==> flow/design.v <==
module fp1(sig1, sig2, exp1, exp2, sign1, sign2, signew, expnew, signnew);
input wire [10:0] sig1, sig2; 
input wire [3:0] exp1, exp2;
input wire sign1, sign2;
output wire [21:0] signew;
output wire [4:0] expnew;
output wire signnew;
assign expnew = exp1 + exp2 - 3'b111;
assign signew = sig1 * sig2;
assign signnew = sign1 ^ sign2;
endmodule
module fp2(sig, exp, sign, fp_result, under, over);
input wire [21:0] sig;
input wire [4:0] exp;
input wire sign;
output wire [15:0] fp_result;
output wire under, over;
reg [21:0] tempsig;
reg [4:0] tempexp;
reg underflow;
reg overflow;
always @(*)
begin
	if(sig[20]==1'b0)
		begin
			tempsig = sig >> 1;
			tempexp = exp + 1'b1;
		end
	else 
		begin
			tempsig = sig;
			tempexp = exp;
		end
	if (tempexp > 5'd24) underflow = 1'b1;
	else underflow = 1'b0;
	if (tempexp[4]==1) overflow = 1'b1;
	else overflow =1'b0;
end
assign fp_result = {sign, tempexp[3:0], tempsig[19:9] };
assign under = underflow;
assign over = overflow;
endmodule
module fp_mul(clk, op1, op2, result, under, over);
input wire clk;
input wire [15:0] op1, op2;
output reg [15:0] result;
output reg under, over;
reg [15:0] op1reg, op2reg;
wire [21:0] signew;
wire [4:0] expnew;
wire signnew;
wire [15:0] fp_result;
wire fp_under, fp_over;
always @(posedge clk)
begin
	op1reg <= op1;
	op2reg <= op2;
	result <= fp_result;
	under <= fp_under;
	over <= fp_over;
end
fp1 stage1(.sig1(op1reg[10:0]), .sig2(op2reg[10:0]), .exp1(op1reg[14:11]), .exp2(op2reg[14:11]),
	.sign1(op1reg[15]), .sign2(op2reg[15]), .signew(signew), .expnew(expnew), .signnew(signnew));
fp2 stage2(.sig(signew), .exp(expnew), .sign(signnew), .fp_result(fp_result), .under(fp_under), .over(fp_over));
endmodule
* Tool chain data of fp_mul
What the tools print for fp_mul, step after step.
Lines are those of the file above, counted from 1.
Operators carry their Yosys type and port widths (W data, S select, Z words).
Cell names lack the library's common part.
The mark - stands for no value.
- Top module :: fp_mul
- Clock port :: clk
- Cell library :: sky130hd
- Library corner :: tt_025C_1v80

* Elaborated design
Source: Yosys, flattened and elaborated, memories not mapped. Widths are those after wreduce. Registers that Yosys merges into a memory's read port (data or address) are not register bits. Print and check cells do not count. Equal cells are merged and count once.
- Add/subtract/negate cells :: 3
- Multipliers :: 1
- $lt $le $gt $ge :: 1
- Multiplexer cells :: 4
- Bitwise operators :: 1
** Operators by type and width (count)
- $mul A11 B11 Y21 :: 1
- $mux W19 :: 1
- $add A4 B4 Y5 :: 1
- $add A5 B1 Y5 const B :: 1
- $sub A5 B3 Y5 const B :: 1
- $gt A5 B5 Y1 const B :: 1
- $mux W5 :: 1
- $mux W1 :: 2
- $xor A1 B1 Y1 :: 1
- Register bits :: 50
- Elaborated cells :: 16

* Depth
Yosys ltp: most cells in a row. Word level: on the elaborated netlist, between registers, memories and ports. Mapped: between sequential cells and ports; inverters and the memories' decode and read muxes count.
- Depth after elaboration :: 6
- ABC_AREA :: 0
- Mapped depth :: 21

* Netlist
Source: synth_stat.txt of the flow (Yosys; design flattened, memories mapped). It holds for the ABC_AREA given above (unset counts as 0); a run with the other value may have another netlist.
The area totals of this step are shown rounded.
- Cells in the netlist :: 566
- Cell area after synthesis :: 5371 um^2
- Area of sequential cells :: 1001 um^2
- Flip-flops :: 50
- Buffer cells :: 24
** Cells by type (count)
- fa_1 :: 79
- dfxtp_1 :: 50
- ha_1 :: 62
- inv_1 :: 109
- and2_1 :: 65
- nand2_1 :: 61
- xnor2_1 :: 10
- clkbuf_1 :: 20
- xor2_1 :: 7
- a21oi_1 :: 11
- nor3_1 :: 8
- a21o_1 :: 5
- o21a_1 :: 5
- nand3_1 :: 7
- o21ai_0 :: 7
- a221oi_2 :: 2
- mux2i_1 :: 3
- a31o_2 :: 3
Not listed: further types 35, cells in them 52.
By module: a second synthesis without flattening, with its own total; a netlist apart from the flattened one above.
- Cell total of the unflattened synthesis :: 593
- Area (unflattened synthesis) :: 5512 um^2
Rows give one instance, submodules left out.
** Modules
- fp1 :: times used 1, cells 519, area 4269 um^2, sequential area 0.0 um^2
- fp_mul :: times used 1, cells 50, area 1001 um^2, sequential area 1001 um^2
- fp2 :: times used 1, cells 24, area 241.5 um^2, sequential area 0.0 um^2

* Path before layout
Path of least setup slack by OpenSTA after synthesis, without wires, with an ideal clock, recovery checks aside; 20% of the period is set as input and as output delay. Where synthesis merged equal registers, the netlist keeps one of their names.
- Path type :: flip-flop to flip-flop
- From :: register op2reg[10]
- To :: register result[4]
- Period :: 5300 ps
- Setup time :: 79 ps
- Arrival :: 5235 ps
- Data required time :: 5221 ps
- Slack :: -14 ps
- Delay of the path :: 5314 ps
- Driving pins on the path :: 20
- Path buffers :: 2
- Synthesis period reached :: 5314 ps
"delay of the path" is the arrival time less input delay plus setup time.
"driving pins on the path": output pins that drive a net of the path, with the launching flip-flop's if there is one; two outputs of one cell count as two.
"synthesis period reached" = period - worst setup slack (recovery checks aside). The figure is calculated, with input and output delays left at 20% of the set period.
Between the ends stands the longest chain of elaborated cells between them, by number of cells; it is not shown to be the way that was timed. Of several equally long chains one is given.
Each line given opens the expression or statement behind the cell; cells for indexed reads and writes are added by Yosys, which also makes memories of some case tables.
- Cell sequence :: dfxtp_1 > clkbuf_1 > nand2_1 > fa_1 > fa_1 > inv_1 > fa_1 > fa_1 > inv_1 > fa_1 > inv_1 > ha_1 > and3_1 > and3_1 > o211ai_1 > a21boi_1 > o31ai_1 > clkbuf_1 > a21boi_0 > a211oi_2
- Cells in the longest elaborated chain :: 2
- Elaborated cells on any way between the ends :: 2
- RTL lines with such cells :: 2
- Those cells by class :: mul (1); mux (1)
** RTL lines, path post-synthesis
- start, declared :: line 48 : reg [15:0] op1reg, op2reg;
- start, assigned :: line 57 : op2reg <= op2;
- $mul A11 B11 Y21 :: line 9 : assign signew = sig1 * sig2;
- $mux W19 :: line 24 : if(sig[20]==1'b0)
- end, assigned :: line 58 : result <= fp_result;
- end, declared :: line 46 : output reg [15:0] result;

* Path in the finished layout
From the final timing report of stored run 2: the path of least setup slack in the routed layout; clock arrival at registers is part of the times.
The report prints the path's times to 10 ps; the period is as set.
- Path type :: flip-flop to flip-flop
- From :: register op2reg[3]
- To :: register result[8]
- Period :: 5040 ps
- Setup time :: 50 ps
- Arrival :: 5780 ps
- Data required time :: 5320 ps
- Slack :: -460 ps
- Driving pins on the path :: 23
- Path buffers :: 5
Between the ends stands the longest chain of elaborated cells between them, by number of cells; it is not shown to be the way that was timed. Of several equally long chains one is given.
- Cell sequence :: dfxtp_2 > buf_8 > nand2_1 > fa_1 > inv_2 > fa_1 > fa_1 > fa_1 > inv_1 > fa_1 > inv_2 > ha_4 > and3_4 > and3_4 > o211ai_1 > buf_4 > buf_6 > buf_6 > a21boi_4 > buf_4 > nor4_4 > o311ai_2 > o211a_1
- Cells in the longest elaborated chain :: 2
- Elaborated cells on any way between the ends :: 2
- RTL lines with such cells :: 2
- Those cells by class :: mul (1); mux (1)
** RTL lines, path post-layout
- start, declared :: line 48 : reg [15:0] op1reg, op2reg;
- start, assigned :: line 57 : op2reg <= op2;
- $mul A11 B11 Y21 :: line 9 : assign signew = sig1 * sig2;
- $mux W19 :: line 24 : if(sig[20]==1'b0)
- end, assigned :: line 58 : result <= fp_result;
- end, declared :: line 46 : output reg [15:0] result;

Subject: flow runs of fp_mul

Hi,

Settings and measured results of 4 stored flow runs for module fp_mul (sky130hd), not sorted in any way. The constraints put input and output delay at 20% of the set period each and load the outputs with 0.01 pF.
"period reached": clock period set for the run, less the worst setup slack. It is reckoned from that one timing run; input and output delays stay at 20% of the period that was set.
By "critical path time" is meant the share of the clock period that the worst setup path is allowed (20% is reserved at inputs, 20% at outputs), minus its slack. Clock arrival times at its registers enter into it.
"power consumption": no workload was simulated; the value follows from the tool's default switching activity.
"critical path time" is given in steps of 10 ps.
Values from the reports are rounded here.

* Stored run 1
** Files
==> flow/run.sh <==
#!/bin/bash
# the make line also repeats the synthesis and layout settings of config.mk as NAME=value (left out here)
make -C /OpenROAD-flow-scripts/flow DESIGN_CONFIG=/design/flow/config.mk WORK_HOME=/design/flow/orfs CLKGATE_MAP_FILE= finish
==> flow/config.mk <==
export PLATFORM = sky130hd
export DESIGN_NAME = fp_mul
export DESIGN_NICKNAME = fp_mul
export VERILOG_FILES = /design/flow/design.v
export SDC_FILE = /design/flow/constraint.sdc
export NUM_CORES = 4
export LEC_CHECK = 0
export ABC_AREA = 1
export CAP_MARGIN = 30
export CELL_PAD_IN_SITES_DETAIL_PLACEMENT = 0
export CELL_PAD_IN_SITES_GLOBAL_PLACEMENT = 3
export CORE_ASPECT_RATIO = 1.6
export CORE_MARGIN = 6
export CORE_UTILIZATION = 60
export CTS_CLUSTER_DIAMETER = 28
export CTS_CLUSTER_SIZE = 99
export GPL_ROUTABILITY_DRIVEN = 0
export GPL_TIMING_DRIVEN = 0
export HOLD_SLACK_MARGIN = -0.05
export PLACE_DENSITY = 0.74
export SETUP_SLACK_MARGIN = 0.54
export SLEW_MARGIN = 35
export TNS_END_PERCENT = 85
==> flow/constraint.sdc <==
create_clock -name core_clock -period 5.04 [get_ports {clk}]
set_input_delay 1.0080 -clock core_clock [delete_from_list [all_inputs] [get_ports {clk}]]
set_output_delay 1.0080 -clock core_clock [all_outputs]
set_load 0.01 [all_outputs]
** Results
Unfinished; error GPL-0301 in placement.

* Stored run 2
** Files
==> flow/run.sh <==
#!/bin/bash
# the make line also repeats the synthesis and layout settings of config.mk as NAME=value (left out here)
make -C /OpenROAD-flow-scripts/flow DESIGN_CONFIG=/design/flow/config.mk WORK_HOME=/design/flow/orfs CLKGATE_MAP_FILE= finish
==> flow/config.mk <==
export PLATFORM = sky130hd
export DESIGN_NAME = fp_mul
export DESIGN_NICKNAME = fp_mul
export VERILOG_FILES = /design/flow/design.v
export SDC_FILE = /design/flow/constraint.sdc
export NUM_CORES = 4
export LEC_CHECK = 0
export CAP_MARGIN = 20
export CELL_PAD_IN_SITES_DETAIL_PLACEMENT = 0
export CORE_ASPECT_RATIO = 0.83
export CORE_MARGIN = 6
export CORE_UTILIZATION = 60
export CTS_CLUSTER_DIAMETER = 226
export CTS_CLUSTER_SIZE = 99
export GPL_TIMING_DRIVEN = 0
export PLACE_DENSITY_LB_ADDON = 0.22
export SLEW_MARGIN = 35
export TNS_END_PERCENT = 70
==> flow/constraint.sdc <==
create_clock -name core_clock -period 5.04 [get_ports {clk}]
set_input_delay 1.0080 -clock core_clock [delete_from_list [all_inputs] [get_ports {clk}]]
set_output_delay 1.0080 -clock core_clock [all_outputs]
set_load 0.01 [all_outputs]
** Results
- Worst hold slack in the final report :: 458 ps
- Period reached :: 5,505 ps
- Overall die area :: 11,380 um^2
- Utilization after layout :: 85.8%
- Netlist area reported by Yosys :: 5,371 um^2
- Setup slack of the worst path :: -465 ps
- Total negative slack :: -5,788 ps
- Power consumption :: 4.715 mW
- Critical path time :: 5,500 ps
- Kind of the worst setup path :: flip-flop to flip-flop

* Stored run 3
** Files
==> flow/run.sh <==
#!/bin/bash
# the make line also repeats the synthesis and layout settings of config.mk as NAME=value (left out here)
make -C /OpenROAD-flow-scripts/flow DESIGN_CONFIG=/design/flow/config.mk WORK_HOME=/design/flow/orfs CLKGATE_MAP_FILE= finish
==> flow/config.mk <==
export PLATFORM = sky130hd
export DESIGN_NAME = fp_mul
export DESIGN_NICKNAME = fp_mul
export VERILOG_FILES = /design/flow/design.v
export SDC_FILE = /design/flow/constraint.sdc
export NUM_CORES = 4
export LEC_CHECK = 0
export ABC_AREA = 1
export CAP_MARGIN = 20
export CELL_PAD_IN_SITES_DETAIL_PLACEMENT = 0
export CORE_ASPECT_RATIO = 0.83
export CORE_MARGIN = 6
export CORE_UTILIZATION = 60
export CTS_CLUSTER_DIAMETER = 226
export CTS_CLUSTER_SIZE = 99
export GPL_TIMING_DRIVEN = 1
export PLACE_DENSITY_LB_ADDON = 0.22
export SETUP_SLACK_MARGIN = 0.54
export SLEW_MARGIN = 35
export TNS_END_PERCENT = 70
==> flow/constraint.sdc <==
create_clock -name core_clock -period 5.04 [get_ports {clk}]
set_input_delay 1.0080 -clock core_clock [delete_from_list [all_inputs] [get_ports {clk}]]
set_output_delay 1.0080 -clock core_clock [all_outputs]
set_load 0.01 [all_outputs]
** Results
- Worst hold slack in the final report :: 434 ps
- Period reached :: 4,746 ps
- Overall die area :: 12,060 um^2
- Utilization after layout :: 82.2%
- Netlist area reported by Yosys :: 5,736 um^2
- Setup slack of the worst path :: 294 ps
- Total negative slack :: 0 ps
- Power consumption :: 4.760 mW
- Critical path time :: 4,750 ps
- Kind of the worst setup path :: flip-flop to flip-flop

* Stored run 4
** Files
==> flow/run.sh <==
#!/bin/bash
# the make line also repeats the synthesis and layout settings of config.mk as NAME=value (left out here)
make -C /OpenROAD-flow-scripts/flow DESIGN_CONFIG=/design/flow/config.mk WORK_HOME=/design/flow/orfs CLKGATE_MAP_FILE= finish
==> flow/config.mk <==
export PLATFORM = sky130hd
export DESIGN_NAME = fp_mul
export DESIGN_NICKNAME = fp_mul
export VERILOG_FILES = /design/flow/design.v
export SDC_FILE = /design/flow/constraint.sdc
export NUM_CORES = 4
export LEC_CHECK = 0
export CAP_MARGIN = 20
export CORE_MARGIN = 2
export CORE_UTILIZATION = 40
export SLEW_MARGIN = 20
==> flow/constraint.sdc <==
create_clock -name core_clock -period 5.3 [get_ports {clk}]
set_input_delay 1.0600 -clock core_clock [delete_from_list [all_inputs] [get_ports {clk}]]
set_output_delay 1.0600 -clock core_clock [all_outputs]
set_load 0.01 [all_outputs]
** Results
- Worst hold slack in the final report :: 425 ps
- Period reached :: 5,098 ps
- Overall die area :: 14,370 um^2
- Utilization after layout :: 50.9%
- Netlist area reported by Yosys :: 5,371 um^2
- Setup slack of the worst path :: 202 ps
- Total negative slack :: 0 ps
- Power consumption :: 3.614 mW
- Critical path time :: 5,100 ps
- Kind of the worst setup path :: flip-flop to flip-flop

Regards
